==> flow/design.v <==
module DFF( input D ,input D1 ,output reg Q, input Write,input Write1, input Clk);
	always@(posedge Clk) 
	begin
	if(Write)
		begin
		Q<=D;
		end
	else if(Write1)
		begin
		Q<=D1;
		end
	else
		Q<=Q;
	end
endmodule
module Register(input[15:0] in_Reg,input[15:0] in_Reg1, output [15:0] out_Reg, input reg_Write,input reg_Write1, input Clk);
	DFF D0(in_Reg[0],in_Reg1[0],out_Reg[0],reg_Write,reg_Write1,Clk);
	DFF D1(in_Reg[1],in_Reg1[1],out_Reg[1],reg_Write,reg_Write1,Clk);
	DFF D2(in_Reg[2],in_Reg1[2],out_Reg[2],reg_Write,reg_Write1,Clk);
	DFF D3(in_Reg[3],in_Reg1[3],out_Reg[3],reg_Write,reg_Write1,Clk);
	DFF D4(in_Reg[4],in_Reg1[4],out_Reg[4],reg_Write,reg_Write1,Clk);
	DFF D5(in_Reg[5],in_Reg1[5],out_Reg[5],reg_Write,reg_Write1,Clk);
	DFF D6(in_Reg[6],in_Reg1[6],out_Reg[6],reg_Write,reg_Write1,Clk);
	DFF D7(in_Reg[7],in_Reg1[7],out_Reg[7],reg_Write,reg_Write1,Clk);
	DFF D8(in_Reg[8],in_Reg1[8],out_Reg[8],reg_Write,reg_Write1,Clk);
	DFF D9(in_Reg[9],in_Reg1[9],out_Reg[9],reg_Write,reg_Write1,Clk);
	DFF D10(in_Reg[10],in_Reg1[10],out_Reg[10],reg_Write,reg_Write1,Clk);
	DFF D11(in_Reg[11],in_Reg1[11],out_Reg[11],reg_Write,reg_Write1,Clk);
	DFF D12(in_Reg[12],in_Reg1[12],out_Reg[12],reg_Write,reg_Write1,Clk);
	DFF D13(in_Reg[13],in_Reg1[13],out_Reg[13],reg_Write,reg_Write1,Clk);
	DFF D14(in_Reg[14],in_Reg1[14],out_Reg[14],reg_Write,reg_Write1,Clk);
	DFF D15(in_Reg[15],in_Reg1[15],out_Reg[15],reg_Write,reg_Write1,Clk);
endmodule
module IRlt(input Clk, input [15:0] in_IR, input IR_Write, output [15:0] out_IR);
	Register IR(in_IR,16'd0,out_IR,IR_Write,1'b0,Clk);
endmodule
module Decoder3to8(DestReg, DecOut);
	input [2:0] DestReg;
	output reg [7:0] DecOut;
	always@(DestReg)
	casex(DestReg)
		3'b000: DecOut=8'b00000001;
		3'b001: DecOut=8'b00000010;
		3'b010: DecOut=8'b00000100;
		3'b011: DecOut=8'b00001000;
		3'b100: DecOut=8'b00010000;
		3'b101: DecOut=8'b00100000;
		3'b110: DecOut=8'b01000000;
		3'b111: DecOut=8'b10000000;
	endcase
endmodule
module Mux8to1(reg_Out1,reg_Out2,reg_Out3,reg_Out4,reg_Out5,reg_Out6,reg_Out7,reg_Out8,Bus,Src);
	input[15:0]reg_Out1,reg_Out2,reg_Out3,reg_Out4,reg_Out5,reg_Out6,reg_Out7,reg_Out8;
	input[2:0]Src;
	output reg [15:0]Bus;
	always@(reg_Out1,reg_Out2,reg_Out3,reg_Out4,reg_Out5,reg_Out6,reg_Out7,reg_Out8 ,Src)
	begin
	case(Src)
		3'b000:Bus=reg_Out1;
		3'b001:Bus=reg_Out2;
		3'b010:Bus=reg_Out3;
		3'b011:Bus=reg_Out4;
		3'b100:Bus=reg_Out5;
		3'b101:Bus=reg_Out6;
		3'b110:Bus=reg_Out7;
		3'b111:Bus=reg_Out8;
	endcase
	end
endmodule
module RegFile(SrcA, SrcB,SrcC, DestReg, WriteData,WriteData1, OutBusA, OutBusB,OutBusC,reg_Write,reg_Write1, Clk);
	input [2:0]SrcA, SrcB,SrcC, DestReg;
	input Clk,reg_Write,reg_Write1;
	input [15:0]WriteData,WriteData1;
	output[15:0]OutBusA, OutBusB,OutBusC;
	wire [7:0]DecOut,DecOut1,Array,Array1;
	wire [15:0]out_Reg1,out_Reg2,out_Reg3,out_Reg4,out_Reg5,out_Reg6,out_Reg7,out_Reg8;
	wire [2:0]out;
		Register R1(16'd1,WriteData1,out_Reg1,1'b1,1'b0,Clk);
		Register R2(16'd3,WriteData1,out_Reg2,1'b1,1'b0,Clk);
		Register R3(16'd4,WriteData1,out_Reg3,1'b1,1'b0,Clk);
		Register R4(16'd15,WriteData1,out_Reg4,1'b1,1'b0,Clk);
		Register R5(WriteData,WriteData1,out_Reg5,Array[4],Array1[4],Clk);
		Register R6(WriteData,WriteData1,out_Reg6,Array[5],Array1[5],Clk);
		Register R7(WriteData,WriteData1,out_Reg7,Array[6],Array1[6],Clk);
		Register R8(WriteData,WriteData1,out_Reg8,Array[7],Array1[7],Clk);
		Decoder3to8 dec(DestReg,DecOut);
		Decoder3to8 dec1(SrcA,DecOut1);
		and (Array1[0],DecOut1[0],reg_Write1);
		and (Array1[1],DecOut1[1],reg_Write1);
		and (Array1[2],DecOut1[2],reg_Write1);
		and (Array1[3],DecOut1[3],reg_Write1);
		and (Array1[4],DecOut1[4],reg_Write1);
		and (Array1[5],DecOut1[5],reg_Write1);
		and (Array1[6],DecOut1[6],reg_Write1);
		and (Array1[7],DecOut1[7],reg_Write1);
		and (Array[0],DecOut[0],reg_Write);
		and (Array[1],DecOut[1],reg_Write);
		and (Array[2],DecOut[2],reg_Write);
		and (Array[3],DecOut[3],reg_Write);
		and (Array[4],DecOut[4],reg_Write);
		and (Array[5],DecOut[5],reg_Write);
		and (Array[6],DecOut[6],reg_Write);
		and (Array[7],DecOut[7],reg_Write);
		Mux8to1 m(out_Reg1,out_Reg2,out_Reg3,out_Reg4,out_Reg5,out_Reg6,out_Reg7,out_Reg8,OutBusA,SrcA);
		Mux8to1 m1(out_Reg1,out_Reg2,out_Reg3,out_Reg4,out_Reg5,out_Reg6,out_Reg7,out_Reg8,OutBusB,SrcB);
		Mux8to1 m2(out_Reg1,out_Reg2,out_Reg3,out_Reg4,out_Reg5,out_Reg6,out_Reg7,out_Reg8,OutBusC,SrcC);
endmodule
module Mux2to1(input control, input[15:0] in0, input[15:0] in1, output reg[15:0] out);
always @ (in0 or in1 or control) begin
	case(control)
		1'b0: out=in0;
		1'b1: out=in1;
	endcase
end
endmodule
module Mux4to1(input[1:0] control, input[15:0] in0, input[15:0] in1, input[15:0] in2, input[15:0] in3, output reg[15:0] out);
always @ (control or in0 or in1 or in2 or in3) begin
	case(control)
		2'b00: out=in0;
		2'b01: out=in1;
		2'b10: out=in2;
		2'b11: out=in3;
	endcase
end
endmodule
module Mux4to1_3bit(input [2:0]Src1,input [2:0]Src2, input [1:0]index,output reg [2:0]out);
	always@(Src1,Src2,index)
	begin
	case(index)
		2'b00:out=Src1;
		2'b10:out=Src2;
		2'b01:out=Src1;
		2'b11:out=Src1;
endcase
end
endmodule
module Mux5to1(input[2:0] control, input[15:0] in0, input[15:0] in1, input[15:0] in2, input[15:0] in3, input[15:0] in4, output reg[15:0] out);
always @ (control or in0 or in1 or in2 or in3 or in4) begin
	case(control)
		3'b000: out=in0;
		3'b001: out=in1;
		3'b010: out=in2;
		3'b011: out=in3;
		3'b100: out=in4;
		default: out=0;
	endcase
end
endmodule
module Sext6b(input[5:0] in, output reg[15:0] out);
	always @ (in)
		out = {in[5],in[5],in[5],in[5],in[5],in[5],in[5],in[5],in[5],in[5],in[5],in};
endmodule
module Sext3b(input[2:0] in, output reg[15:0] out);
	always @ (in)
		out = {in[2],in[2],in[2],in[2],in[2],in[2],in[2],in[2],in[2],in[2],in[2],in[2],in[2],in};
endmodule
module Zext6b(input[5:0] in, output reg[15:0] out);
	always @ (in)
		out = {1'b0,1'b0,1'b0,1'b0,1'b0,1'b0,1'b0,1'b0,1'b0,1'b0,in};
endmodule
module shiftconcat (input[15:0] in1, input[11:0] in2, output reg[15:0] out);
reg[11:0] temp;
always @ (in1,in2) begin
	out = {in1[15:13],in2,1'b0};
end
endmodule 
module shift1 (input[15:0] in, output[15:0]  out);
	assign out=in<<1;
endmodule
module ALU(input[3:0] aluop, input[15:0] A, input[15:0] B, input[15:0] C, output reg [15:0] LO, output reg[15:0] HI, output reg NZ);
	wire[15:0] out1; wire[15:0] out2;
	always @ (aluop,A,B,C) begin
		HI=0;
		LO=0;
		NZ=0;
		case(aluop)
			4'b0000: LO=A+B+C;
			4'b0001: LO=A-B-C;
			4'b0010: LO=A+B-C;
			4'b0011: begin
						if (C==16'd0) begin
							LO=16'hffff;
							HI=B;
						end
						else begin
							LO=B/C; 
							HI=B%C;
						end
					 end
			4'b0100: LO=A+B+C;
			4'b0101: LO=A<<C;
			4'b0110: LO=A>>C;
			4'b0111: LO=$signed(A)>>>C;
			4'b1000: LO=C+A;
			4'b1001: LO=C+A;
			4'b1010: begin
						if (A!=B)
							NZ=1;
						end
			4'b1011: LO = A|C;
			4'b1100: LO = A+C; 
			4'b1101: LO = B+C;  
			4'b1111: LO = A+B;
			default: ;
		endcase
	end
endmodule
module ctrlckt(input clk,
input reset,
input [3:0] opcode,
output reg w1,
output reg w2,
output reg pcwritecond,
output reg pcwrite,
output reg iord,
output reg memread,
output reg memwrite,
output reg [1:0] memtoreg,
output reg irwrite,
output reg A,
output reg B,
output reg [2:0] C,
output reg [1:0] pcsource,
output reg [3:0] aluop,
output reg ccpcinit,
output reg [3:0]opcodereg,
output reg [2:0]curstate);
always@(posedge clk)
	begin
	if(reset) begin
		curstate<=3'b000;
		w1<=1'b0;
		w2<=1'b0;
		pcwritecond<=1'b0;
		pcwrite<=1'b0;
		iord<=1'b0;
		memread<=1'b0;
		memwrite<=1'b0;
		memtoreg<=2'b00;
		irwrite<=1'b0;
		A<=1'b0;
		B<=1'b0;
		C<=3'b000;
		pcsource<=2'b00;
		aluop<=4'b0000;
		ccpcinit<=1;
	end
	else begin
		ccpcinit<=0;
		if(curstate==3'b000)
			begin
			curstate<=3'b001;
			w1<=1'b0;
			w2<=1'b0;
			pcwritecond<=1'b0;
			pcwrite<=1'b1;
			iord<=1'b0;
			memread<=1'b1;
			memwrite<=1'b0;
			memtoreg<=2'b00;
			irwrite<=1'b1;
			A<=1'b0;
			B<=1'b0;
			C<=3'b000;
			pcsource<=2'b00;
			aluop<=4'b1111;  
		end
		else if(curstate==3'b001)
			begin
			opcodereg<=opcode;
			curstate<=3'b010;
			w1<=1'b0;
			w2<=1'b0;
			pcwritecond<=1'b0;
			pcwrite<=1'b0;
			iord<=1'b0;
			memread<=1'b0;
			memwrite<=1'b0;
			memtoreg<=2'b00;
			irwrite<=1'b0;
			A<=1'b0;
			B<=1'b0;
			C<=3'b001;
			pcsource<=2'b00;
			aluop<=4'b1100;  
		end
		else if(curstate==3'b010)
			begin
				if(opcode==4'b0000)
				begin
					curstate<=3'b011;
					w1<=1'b0;
					w2<=1'b0;
					pcwritecond<=1'b0;
					pcwrite<=1'b0;
					iord<=1'b0;
					memread<=1'b0;
					memwrite<=1'b0;
					memtoreg<=2'b00;
					irwrite<=1'b0;
					A<=1'b1;
					B<=1'b1;
					C<=3'b000;
					pcsource<=2'b00;
					aluop<=4'b0000;
				end
				else if(opcode==4'b0001)
				begin
					curstate<=3'b011;
					w1<=1'b0;
					w2<=1'b0;
					pcwritecond<=1'b0;
					pcwrite<=1'b0;
					iord<=1'b0;
					memread<=1'b0;
					memwrite<=1'b0;
					memtoreg<=2'b00;
					irwrite<=1'b0;
					A<=1'b1;
					B<=1'b1;
					C<=3'b000;
					pcsource<=2'b00;
					aluop<=4'b0001;
				end
				else if (opcode==4'b0010)
				begin
					curstate<=3'b011;
					w1<=1'b0;
					w2<=1'b0;
					pcwritecond<=1'b0;
					pcwrite<=1'b0;
					iord<=1'b0;
					memread<=1'b0;
					memwrite<=1'b0;
					memtoreg<=2'b00;
					irwrite<=1'b0;
					A<=1'b1;
					B<=1'b1;
					C<=3'b000;
					pcsource<=2'b00;
					aluop<=4'b0010;
				end
				else if (opcode==4'b0011)
				begin
					curstate<=3'b011;
					w1<=1'b0;
					w2<=1'b0;
					pcwritecond<=1'b0;
					pcwrite<=1'b0;
					iord<=1'b0;
					memread<=1'b0;
					memwrite<=1'b0;
					memtoreg<=2'b00;
					irwrite<=1'b0;
					A<=1'b1;
					B<=1'b1;
					C<=3'b000;
					pcsource<=2'b00;
					aluop<=4'b0011;
				end
				else if(opcode == 4'b0100)
				begin
					curstate<=3'b011;
					w1<=1'b0;
					w2<=1'b0;
					pcwritecond<=1'b0;
					pcwrite<=1'b0;
					iord<=1'b0;
					memread<=1'b0;
					memwrite<=1'b0;
					memtoreg<=2'b00;
					irwrite<=1'b0;
					A<=1'b1;
					B<=1'b1;
					C<=3'b011;
					pcsource<=2'b00;
					aluop<=4'b0100;
				end
				else if(opcode==4'b0101)
				begin
					curstate<=3'b011;
					w1<=1'b0;
					w2<=1'b0;
					pcwritecond<=1'b0;
					pcwrite<=1'b0;
					iord<=1'b0;
					memread<=1'b0;
					memwrite<=1'b0;
					memtoreg<=2'b00;
					irwrite<=1'b0;
					A<=1'b1;
					B<=1'b1;
					C<=3'b011;
					pcsource<=2'b00;
					aluop<=4'b0101;
				end
				else if (opcode==4'b0110)
				begin
					curstate<=3'b011;
					w1<=1'b0;
					w2<=1'b0;
					pcwritecond<=1'b0;
					pcwrite<=1'b0;
					iord<=1'b0;
					memread<=1'b0;
					memwrite<=1'b0;
					memtoreg<=2'b00;
					irwrite<=1'b0;
					A<=1'b1;
					B<=1'b1;
					C<=3'b011;
					pcsource<=2'b00;
					aluop<=4'b0110;
				end
				else if (opcode == 4'b0111)
				begin
					curstate<=3'b011;
					w1<=1'b0;
					w2<=1'b0;
					pcwritecond<=1'b0;
					pcwrite<=1'b0;
					iord<=1'b0;
					memread<=1'b0;
					memwrite<=1'b0;
					memtoreg<=2'b00;
					irwrite<=1'b0;
					A<=1'b1;
					B<=1'b1;
					C<=3'b011;
					pcsource<=2'b00;
					aluop<=4'b0111;
				end
				else if (opcode==4'b1000)
				begin
					curstate<=3'b011;
					w1<=1'b0;
					w2<=1'b0;
					pcwritecond<=1'b0;
					pcwrite<=1'b0;
					iord<=1'b0;
					memread<=1'b0;
					memwrite<=1'b0;
					memtoreg<=2'b00;
					irwrite<=1'b0;
					A<=1'b1;
					B<=1'b0;
					C<=3'b010;
					pcsource<=2'b00;
					aluop<=4'b1000;
				end
				else if(opcode==4'b1001)
				begin
					curstate<=3'b011;
					w1<=1'b0;
					w2<=1'b0;
					pcwritecond<=1'b0;
					pcwrite<=1'b0;
					iord<=1'b0;
					memread<=1'b0;
					memwrite<=1'b0;
					memtoreg<=2'b00;
					irwrite<=1'b0;
					A<=1'b1;
					B<=1'b0;
					C<=3'b010;
					pcsource<=2'b00;
					aluop<=4'b1001;
				end
				else if (opcode==4'b1010)
				begin
					curstate<=3'b000;
					w1<=1'b0;
					w2<=1'b0;
					pcwritecond<=1'b1;
					pcwrite<=1'b0;
					iord<=1'b0;
					memread<=1'b0;
					memwrite<=1'b0;
					memtoreg<=2'b00;
					irwrite<=1'b0;
					A<=1'b1;
					B<=1'b1;
					C<=3'b010;
					pcsource<=2'b10;
					aluop<=4'b1010;
				end
				else if(opcode==4'b1011)
				begin
					curstate<=3'b011;
					w1<=1'b0;
					w2<=1'b0;
					pcwritecond<=1'b0;
					pcwrite<=1'b0;
					iord<=1'b0;
					memread<=1'b0;
					memwrite<=1'b0;
					memtoreg<=2'b00;
					irwrite<=1'b0;
					A<=1'b1;
					B<=1'b0;
					C<=3'b100;
					pcsource<=2'b00;
					aluop<=4'b1011;
				end
				else if(opcode==4'b1100)
				begin
					curstate<=3'b000;
					w1<=1'b0;
					w2<=1'b0;
					pcwritecond<=1'b0;
					pcwrite<=1'b1;
					iord<=1'b0;
					memread<=1'b0;
					memwrite<=1'b0;
					memtoreg<=2'b00;
					irwrite<=1'b0;
					A<=1'b1;
					B<=1'b0;
					C<=3'b010;
					pcsource<=2'b01;
					aluop<=4'b1100;
				end
				else if(opcode == 4'b1101)
				begin
					curstate<=3'b000;
					w1<=1'b1;
					w2<=1'b0;
					pcwritecond<=1'b0;
					pcwrite<=1'b1;
					iord<=1'b0;
					memread<=1'b0;
					memwrite<=1'b0;
					memtoreg<=2'b10;
					irwrite<=1'b0;
					A<=1'b1;
					B<=1'b0;
					C<=3'b010;
					pcsource<=2'b00;
					aluop<=4'b1100;
				end		
			end
		else if (curstate==3'b011)	
			begin
				if(opcode==4'b0000)
				begin
					curstate<=3'b000;
					w1<=1'b1;
					w2<=1'b0;
					pcwritecond<=1'b0;
					pcwrite<=1'b0;
					iord<=1'b0;
					memread<=1'b0;
					memwrite<=1'b0;
					memtoreg<=2'b01;
					irwrite<=1'b0;
					A<=1'b0;
					B<=1'b0;
					C<=3'b000;
					pcsource<=2'b00;
					aluop<=4'b1110;
				end	
				else if (opcode==4'b0001)
				begin
					curstate<=3'b000;
					w1<=1'b1;
					w2<=1'b0;
					pcwritecond<=1'b0;
					pcwrite<=1'b0;
					iord<=1'b0;
					memread<=1'b0;
					memwrite<=1'b0;
					memtoreg<=2'b01;
					irwrite<=1'b0;
					A<=1'b0;
					B<=1'b0;
					C<=3'b000;
					pcsource<=2'b00;
					aluop<=4'b1110;
				end
				else if(opcode == 4'b0010)
				begin
					curstate<=3'b000;
					w1<=1'b1;
					w2<=1'b0;
					pcwritecond<=1'b0;
					pcwrite<=1'b0;
					iord<=1'b0;
					memread<=1'b0;
					memwrite<=1'b0;
					memtoreg<=2'b01;
					irwrite<=1'b0;
					A<=1'b0;
					B<=1'b0;
					C<=3'b000;
					pcsource<=2'b00;
					aluop<=4'b1110;
				end
				else if(opcode==4'b0011)
				begin
					curstate<=3'b000;
					w1<=1'b1;
					w2<=1'b1;
					pcwritecond<=1'b0;
					pcwrite<=1'b0;
					iord<=1'b0;
					memread<=1'b0;
					memwrite<=1'b0;
					memtoreg<=2'b01;
					irwrite<=1'b0;
					A<=1'b0;
					B<=1'b0;
					C<=3'b000;
					pcsource<=2'b00;
					aluop<=4'b1110;
				end
				else if(opcode==4'b0100)
				begin
					curstate<=3'b000;
					w1<=1'b1;
					w2<=1'b0;
					pcwritecond<=1'b0;
					pcwrite<=1'b0;
					iord<=1'b0;
					memread<=1'b0;
					memwrite<=1'b0;
					memtoreg<=2'b01;
					irwrite<=1'b0;
					A<=1'b1;
					B<=1'b0;
					C<=3'b100;
					pcsource<=2'b00;
					aluop<=4'b1110;
				end
				else if(opcode==4'b0101)
				begin
					curstate<=3'b000;
					w1<=1'b1;
					w2<=1'b0;
					pcwritecond<=1'b0;
					pcwrite<=1'b0;
					iord<=1'b0;
					memread<=1'b0;
					memwrite<=1'b0;
					memtoreg<=2'b01;
					irwrite<=1'b0;
					A<=1'b1;
					B<=1'b0;
					C<=3'b100;
					pcsource<=2'b00;
					aluop<=4'b1110;
				end
				else if(opcode==4'b0110)
				begin
					curstate<=3'b000;
					w1<=1'b1;
					w2<=1'b0;
					pcwritecond<=1'b0;
					pcwrite<=1'b0;
					iord<=1'b0;
					memread<=1'b0;
					memwrite<=1'b0;
					memtoreg<=2'b01;
					irwrite<=1'b0;
					A<=1'b1;
					B<=1'b0;
					C<=3'b100;
					pcsource<=2'b00;
					aluop<=4'b1110;
				end
				else if(opcode==4'b0111)
				begin
					curstate<=3'b000;
					w1<=1'b1;
					w2<=1'b0;
					pcwritecond<=1'b0;
					pcwrite<=1'b0;
					iord<=1'b0;
					memread<=1'b0;
					memwrite<=1'b0;
					memtoreg<=2'b01;
					irwrite<=1'b0;
					A<=1'b1;
					B<=1'b0;
					C<=3'b100;
					pcsource<=2'b00;
					aluop<=4'b1110;
				end
				else if(opcode==4'b1000)
				begin
					curstate<=3'b100;
					w1<=1'b0;
					w2<=1'b0;
					pcwritecond<=1'b0;
					pcwrite<=1'b0;
					iord<=1'b1;
					memread<=1'b1;
					memwrite<=1'b0;
					memtoreg<=2'b00;
					irwrite<=1'b0;
					A<=1'b0;
					B<=1'b0;
					C<=3'b100;
					pcsource<=2'b00;
					aluop<=4'b1110;
				end
				else if(opcode==4'b1001)
				begin
					curstate<=3'b000;
					w1<=1'b0;
					w2<=1'b0;
					pcwritecond<=1'b0;
					pcwrite<=1'b0;
					iord<=1'b1;
					memread<=1'b0;
					memwrite<=1'b1;
					memtoreg<=2'b00;
					irwrite<=1'b0;
					A<=1'b1;
					B<=1'b0;
					C<=3'b100;
					pcsource<=2'b00;
					aluop<=4'b1110;
					opcodereg<=opcode;
				end
				else if(opcode==4'b1011)
				begin
					curstate<=3'b000;
					w1<=1'b1;
					w2<=1'b0;
					pcwritecond<=1'b0;
					pcwrite<=1'b0;
					iord<=1'b0;
					memread<=1'b0;
					memwrite<=1'b0;
					memtoreg<=2'b01;
					irwrite<=1'b0;
					A<=1'b0;
					B<=1'b0;
					C<=3'b000;
					pcsource<=2'b00;
					aluop<=4'b1110;
				end
			end
		else if (curstate==3'b100) begin
			if(opcode==4'b1000)
			begin
				curstate<=3'b000;
				w1<=1'b1;
				w2<=1'b0;
				pcwritecond<=1'b0;
				pcwrite<=1'b0;
				iord<=1'b0;
				memread<=1'b0;
				memwrite<=1'b0;
				memtoreg<=2'b00;
				irwrite<=1'b0;
				A<=1'b0;
				B<=1'b0;
				C<=3'b000;
				pcsource<=2'b00;
				aluop<=4'b1110;
			end	
		end
	end	
end
endmodule
module WorkingFinal(input clk, input reset, input wire[15:0] mem_rdata, output wire[15:0] mem_addr, output wire[15:0] mem_wdata, output wire mem_we, output wire halt);
	wire[15:0] MemOut, IRout, AluOutLo, AluOutHi, ALUInA, ALUInB, ALUInC, PCin, PCout, MemAddr, OutBusB, DMRout, RegWD1;
	wire ccpcwrite, ccirwrite, ccA, ccB, ccw1;
	wire[2:0] ccC, RFinB, curstate;
	wire[3:0] opcodereg, ccaluop;
	wire[15:0] LOout,Bout, RegWD2,OutBusA,OutBusC,Aout,Cout,PCSrcIn1,AluSrcCIn1,AluSrcCIn2,AluSrcCIn3,AluSrcCIn4;
	wire wNZ, wire1, PCwrite1,ccw2,ccpcwritecond,cciord,ccmemread,ccmemwrite,ccpcinit;
	wire[1:0] ccpcsource,ccmemtoreg;
	ctrlckt  cc (clk,reset,IRout[15:12],ccw1,ccw2,ccpcwritecond,ccpcwrite,cciord,ccmemread,ccmemwrite,ccmemtoreg,ccirwrite,ccA,ccB,ccC,ccpcsource,ccaluop,ccpcinit,opcodereg,curstate);
	and(wire1,ccpcwritecond,wNZ);
	or(PCwrite1,wire1,ccpcwrite);
	Register PC (PCin,16'd0,PCout,PCwrite1,ccpcinit,clk);
	Mux2to1 IorD (cciord,PCout,LOout,MemAddr);
	assign mem_addr = MemAddr;
	assign mem_wdata = Bout;
	assign mem_we = ccmemwrite;
	assign MemOut = mem_rdata;
	assign halt = (curstate == 3'b010) && (IRout[15:13] == 3'b111);
	IRlt ir1(clk,MemOut,ccirwrite,IRout);
	Register DMR(MemOut,16'd0,DMRout,1'b1,1'b0,clk);
	Mux4to1 MemToReg(ccmemtoreg,DMRout,LOout,PCout,16'd1,RegWD1);
	Mux4to1_3bit m4to13bit (IRout[5:3],IRout[11:9],IRout[15:14],RFinB);
	RegFile rfile1 (IRout[8:6],RFinB,IRout[2:0],IRout[11:9],RegWD1,RegWD2,OutBusA,OutBusB,OutBusC,ccw1,ccw2,clk);
	Register RegAluSrcA(OutBusA,16'd0,Aout,1'b1,1'b0,clk);
	Register RegAluSrcB(OutBusB,16'd0,Bout,1'b1,1'b0,clk);
	Register RegAluSrcC(OutBusC,16'd0,Cout,1'b1,1'b0,clk);
	shiftconcat conc (PCout,IRout[11:0],PCSrcIn1);
	Sext6b s6b (IRout[5:0], AluSrcCIn2);
	shift1 sh1 (AluSrcCIn2,AluSrcCIn1);
	Sext3b s3b (IRout[2:0], AluSrcCIn3);
	Zext6b z6b (IRout[5:0],AluSrcCIn4);
	Mux2to1 AluSrcA(ccA, PCout, Aout, ALUInA);
	Mux2to1 AluSrcB(ccB, 16'd2, Bout,ALUInB);
	Mux5to1 AluSrcC(ccC, Cout, AluSrcCIn1, AluSrcCIn2, AluSrcCIn3, AluSrcCIn4, ALUInC);
	ALU alu (ccaluop, ALUInA,ALUInB,ALUInC, AluOutLo,AluOutHi,wNZ);
	Register HI(AluOutHi,16'd0,RegWD2,1'b1,ccpcinit,clk);
	Register LO(AluOutLo,16'd0,LOout,1'b1,ccpcinit,clk);
	Mux4to1 PCSrc (ccpcsource,AluOutLo,PCSrcIn1,LOout,16'd1,PCin);
endmodule
Tool chain data of WorkingFinal
The steps from the RTL of WorkingFinal to its reports follow in flow order.
Lines are those of the file above, counted from 1.
Cell names lack the library's common part.
A cell with n/a has no value.

design
  design top = WorkingFinal
  clock input = clk
  library = sky130hd
  timing corner = tt_025C_1v80

After elaboration
Counts by Yosys on the flattened word-level netlist (proc, flatten, opt, wreduce; memories kept). Print and check cells are left out. Cells with the same type and inputs are merged into one.
Memory sizes are those after Yosys's memory passes, which may raise the word count (mostly to a power of two), join words into wider ones and drop unused or constant bits.

bit counts
  word-level cells = 816
  memory bits (writable) = 0
  bits in read-only memories = 128
  output and inout port bits = 34
  bits in latches = 0
  register bits = 216
  memories kept = 2
  input port bits = 18
  word width x clocked read ports = 16

memory list
  memory           words  bits a word  rd ports  wr ports  RTL line  RTL
  (no name shown)  8      8            1         0         41        casex(DestReg)
  (no name shown)  8      8            1         0         41

operators by class
  eq/ne operators = 68
  div/mod/pow operators = 2
  mux-type cells = 472
  bitwise operators = 14
  reductions and logical operators = 38
  add/sub/neg operators = 7
  $lt $le $gt $ge = 0
  multipliers = 0
  shift operators = 3

operators by type and width
  operator                                                                number
  16-bit case mux with 8-bit select                                       3
  1-bit two-way mux                                                       314
  16-bit by 16-bit divider with 16-bit output                             1
  16-bit by 16-bit modulo with 16-bit output                              1
  16-bit case mux with 11-bit select                                      1
  3-bit two-way mux                                                       57
  16-bit case mux with 4-bit select                                       2
  4-bit two-way mux                                                       31
  2-bit two-way mux                                                       57
  16-bit case mux with 2-bit select                                       3
  16-bit case mux with 5-bit select                                       1
  16-bit adder                                                            4
  4-bit equality test (second input constant)                             13
  16-bit subtractor                                                       3
  3-bit equality test (second input constant)                             15
  4-bit by 3-bit equality test with 1-bit output (second input constant)  8
  16-bit two-way mux                                                      2
  3-bit by 2-bit equality test with 1-bit output (second input constant)  10
  14-bit nonzero test                                                     2
  16-bit inequality test                                                  1
  16-bit OR                                                               1
  16-bit by 16-bit << shifter with 16-bit output                          1
  16-bit by 16-bit right shift with 16-bit output                         1
  16-bit by 16-bit >>> shifter with 16-bit output                         1
  16-bit zero test                                                        1
  16-bit nonzero test                                                     1
  4-bit by 2-bit equality test with 1-bit output (second input constant)  4
  15-bit nonzero test                                                     1

Other operator kinds: 23; their cells: 64.

Logic depth
Yosys ltp: most cells in a row. Word level: on the elaborated netlist, between registers, memories and ports. Mapped: between sequential cells and ports; inverters and the memories' decode and read muxes count.

logic depth
  depth after elaboration = 18
  ABC_AREA = 0
  depth in mapped cells = 140

Synthesis result
Source: synth_stat.txt of the flow (Yosys; design flattened, memories mapped). It holds for the ABC_AREA given above (unset counts as 0); a run with the other value may have another netlist.

synthesis totals
  area of sequential cells = 5725.5 µm²
  cell area after synthesis = 23754.0 µm²
  flip-flops = 238
  cells in the netlist = 2990
  buffer cells = 168

cells by type
  cell      number  total area (µm²)
  edfxtp_1  96      2.88E+03
  dfxtp_1   142     2.84E+03
  ha_1      198     2.48E+03
  a21oi_1   288     1.44E+03
  nor2_1    280     1.05E+03
  nand2_1   272     1.02E+03
  o21ai_0   155     775.744
  xnor2_1   80      700.672
  nor3_1    124     620.595
  mux2_2    53      596.822
  mux4_2    24      540.518
  clkbuf_1  142     533.011
  nand3_1   91      455.437
  mux2i_1   43      430.413
  inv_1     113     424.157
  a21o_1    56      420.403
  o21a_1    53      397.882
  fa_1      19      380.365

Other cell types: 80; their cells: 761.
By module: a second synthesis without flattening, with its own total; a netlist apart from the flattened one above.

second synthesis, totals
  cells (unflattened synthesis) = 3822
  area (unflattened synthesis) = 35026.1 µm²

Rows give one instance, submodules left out.

modules
  module        cells  area (µm²)  instances
  ALU           2078   13912.1     1
  DFF           3      51.3        256
  Mux8to1       177    1114.8      3
  ctrlckt       152    1446.4      1
  Mux4to1       20     424.2       2
  Mux2to1       18     249.0       3
  Mux5to1       80     696.9       1
  Decoder3to8   8      65.1        2
  Zext6b        17     123.9       1
  shift1        17     123.9       1
  shiftconcat   17     123.9       1
  Sext3b        16     120.1       1
  Sext6b        16     120.1       1
  Mux4to1_3bit  4      58.8        1

Further modules, not shown: 4.

Worst setup path after synthesis
Path of least setup slack by OpenSTA after synthesis, without wires, with an ideal clock, recovery checks aside; 20% of the period is set as input and as output delay. Where synthesis merged equal registers, the netlist keeps one of their names.

path post-synthesis
  kind = register -> register
  start point = register cc.C
  end point = register HI.D13.Q
  path slack = 1354 ps
  clock period = 30000 ps
  library setup time = 118 ps
  arrival = 28528 ps
  path delay = 28646 ps
  stages on the path = 127
  buffers on the path = 16
  period reached after synthesis = 28646 ps

"path delay" = arrival - input delay + setup time.
"stages on the path" counts driving pins, that of a launching flip-flop among them; a cell with two outputs on the path counts twice.
"period reached after synthesis" = period - worst setup slack (recovery checks aside). The figure is calculated, with input and output delays left at 20% of the set period.
An end named without its bit number is one bit of that signal or, where synthesis recoded a state register, one of its new flip-flops.
At most two assigning lines are given for a register; there are more.

on the way, post-synthesis
  cells stage by stage = dfxtp_1 -> clkbuf_1 -> or3_1 -> a21oi_1 -> clkbuf_1 -> buf_1 -> ha_1 -> or3_1 -> nor2_1 -> a31oi_1 -> a211oi_1 -> a221o_1 -> inv_1 -> ha_1 -> o211ai_1 -> nand2_1 -> nand2_1 -> or4_1 -> (+91 left out) -> nor3_1 -> a211oi_1 -> nor4_1 -> nor3_1 -> nor3b_1 -> clkbuf_1 -> clkbuf_1 -> mux2_2 -> ha_1 -> or3_1 -> o21ba_2 -> a21oi_1 -> a31o_2 -> a31oi_1 -> clkbuf_1 -> nor2_1 -> nand2_1 -> o2111a_1

ends and longest elaborated chain, post-synthesis
  what           RTL line  RTL
  from (decl)    222       output reg [2:0] C,
  from (assign)  243       C<=3'b000;
  from (assign)  264       C<=3'b000;
  to (assign)    6         Q<=D;
  to (assign)    10        Q<=D1;
  to (decl)      1         module DFF( input D ,input D1 ,output reg Q, input Write,input Write1, input Clk);

No chain of elaborated cells between the ends is given.

Path in the finished layout
From the final timing report of record 1: the path of least setup slack in the routed layout; clock arrival at registers is part of the times.
The path's times are printed in steps of 10 ps; the period is the one set.

path post-layout
  kind = register -> register
  start point = register cc.C
  end point = register PC.D0.Q
  library setup time = 250 ps
  path slack = 1390 ps
  arrival = 28880 ps
  buffers on the path = 9
  stages on the path = 122
  clock period = 30000 ps

An end named without its bit number is one bit of that signal or, where synthesis recoded a state register, one of its new flip-flops.
At most two assigning lines are given for a register; there are more.

on the way, post-layout
  cells stage by stage = dfxtp_1 -> o21ai_2 -> and2_1 -> nand4_2 -> or2_1 -> nor2_2 -> a21oi_1 -> a21oi_1 -> ha_1 -> or3_1 -> nor2_1 -> a31oi_1 -> a211oi_1 -> a221o_1 -> inv_1 -> ha_1 -> o211ai_1 -> nand2_2 -> (+86 left out) -> a41o_1 -> a211oi_2 -> nor4_2 -> nor3_1 -> nor3b_2 -> buf_6 -> mux2_2 -> ha_1 -> or2_2 -> a21oi_1 -> o21ba_2 -> a21oi_2 -> a31o_2 -> a31o_4 -> nand2_1 -> nand2_1 -> nand3_1 -> o2bb2ai_1

ends and longest elaborated chain, post-layout
  what           RTL line  RTL
  from (decl)    222       output reg [2:0] C,
  from (assign)  243       C<=3'b000;
  from (assign)  264       C<=3'b000;
  to (assign)    6         Q<=D;
  to (assign)    10        Q<=D1;
  to (decl)      1         module DFF( input D ,input D1 ,output reg Q, input Write,input Write1, input Clk);

No chain of elaborated cells between the ends is given.

Appendix: measured runs

Below are 2 stored runs of the flow (Yosys, OpenROAD; platform sky130hd) on WorkingFinal, each with its settings and what was measured, unordered. Constraints: input delay and output delay 20% of the set period each, output load 0.01 pF.
"achieved clock period" is the run's clock period less its worst setup slack. It is reckoned from that one timing run; input and output delays stay at 20% of the period that was set.

Record 1
==> flow/run.sh <==
#!/bin/bash
# the make line also repeats the synthesis and layout settings of config.mk as NAME=value (left out here)
make -C /OpenROAD-flow-scripts/flow DESIGN_CONFIG=/design/flow/config.mk WORK_HOME=/design/flow/orfs CLKGATE_MAP_FILE= finish
==> flow/config.mk <==
export PLATFORM = sky130hd
export DESIGN_NAME = WorkingFinal
export DESIGN_NICKNAME = WorkingFinal
export VERILOG_FILES = /design/flow/design.v
export SDC_FILE = /design/flow/constraint.sdc
export NUM_CORES = 4
export LEC_CHECK = 0
export CAP_MARGIN = 10
export CELL_PAD_IN_SITES_DETAIL_PLACEMENT = 1
export CELL_PAD_IN_SITES_GLOBAL_PLACEMENT = 2
export CORE_MARGIN = 2
export CORE_UTILIZATION = 40
export HOLD_SLACK_MARGIN = 0.19
export PLACE_DENSITY_LB_ADDON = 0.02
export SLEW_MARGIN = 35
==> flow/constraint.sdc <==
create_clock -name core_clock -period 30.0 [get_ports {clk}]
set_input_delay 6.0000 -clock core_clock [delete_from_list [all_inputs] [get_ports {clk}]]
set_output_delay 6.0000 -clock core_clock [all_outputs]
set_load 0.01 [all_outputs]

==> results of record 1 <==
chip area after synthesis (Yosys): 23754.0 µm²
die area: 61350.3 µm²
utilization: 45.3%
worst setup slack after layout: 1389 ps
total negative slack: 0 ps
worst hold slack: 468 ps
achieved clock period: 28611 ps

Record 2
==> flow/run.sh <==
#!/bin/bash
# the make line also repeats the synthesis and layout settings of config.mk as NAME=value (left out here)
make -C /OpenROAD-flow-scripts/flow DESIGN_CONFIG=/design/flow/config.mk WORK_HOME=/design/flow/orfs CLKGATE_MAP_FILE= finish
==> flow/config.mk <==
export PLATFORM = sky130hd
export DESIGN_NAME = WorkingFinal
export DESIGN_NICKNAME = WorkingFinal
export VERILOG_FILES = /design/flow/design.v
export SDC_FILE = /design/flow/constraint.sdc
export NUM_CORES = 4
export LEC_CHECK = 0
export ABC_AREA = 1
export CAP_MARGIN = 15
export CELL_PAD_IN_SITES_DETAIL_PLACEMENT = 0
export CELL_PAD_IN_SITES_GLOBAL_PLACEMENT = 3
export CORE_ASPECT_RATIO = 0.52
export CORE_MARGIN = 3
export CORE_UTILIZATION = 17
export CTS_CLUSTER_SIZE = 52
export GPL_ROUTABILITY_DRIVEN = 0
export GPL_TIMING_DRIVEN = 0
export MAX_ROUTING_LAYER = met4
export MIN_ROUTING_LAYER = met2
export PLACE_DENSITY_LB_ADDON = 0.23
export SETUP_SLACK_MARGIN = 5.0
export SLEW_MARGIN = 20
==> flow/constraint.sdc <==
create_clock -name core_clock -period 27.1 [get_ports {clk}]
set_input_delay 5.4200 -clock core_clock [delete_from_list [all_inputs] [get_ports {clk}]]
set_output_delay 5.4200 -clock core_clock [all_outputs]
set_load 0.01 [all_outputs]

==> results of record 2 <==
did not finish, routing stopped with GRT-0232
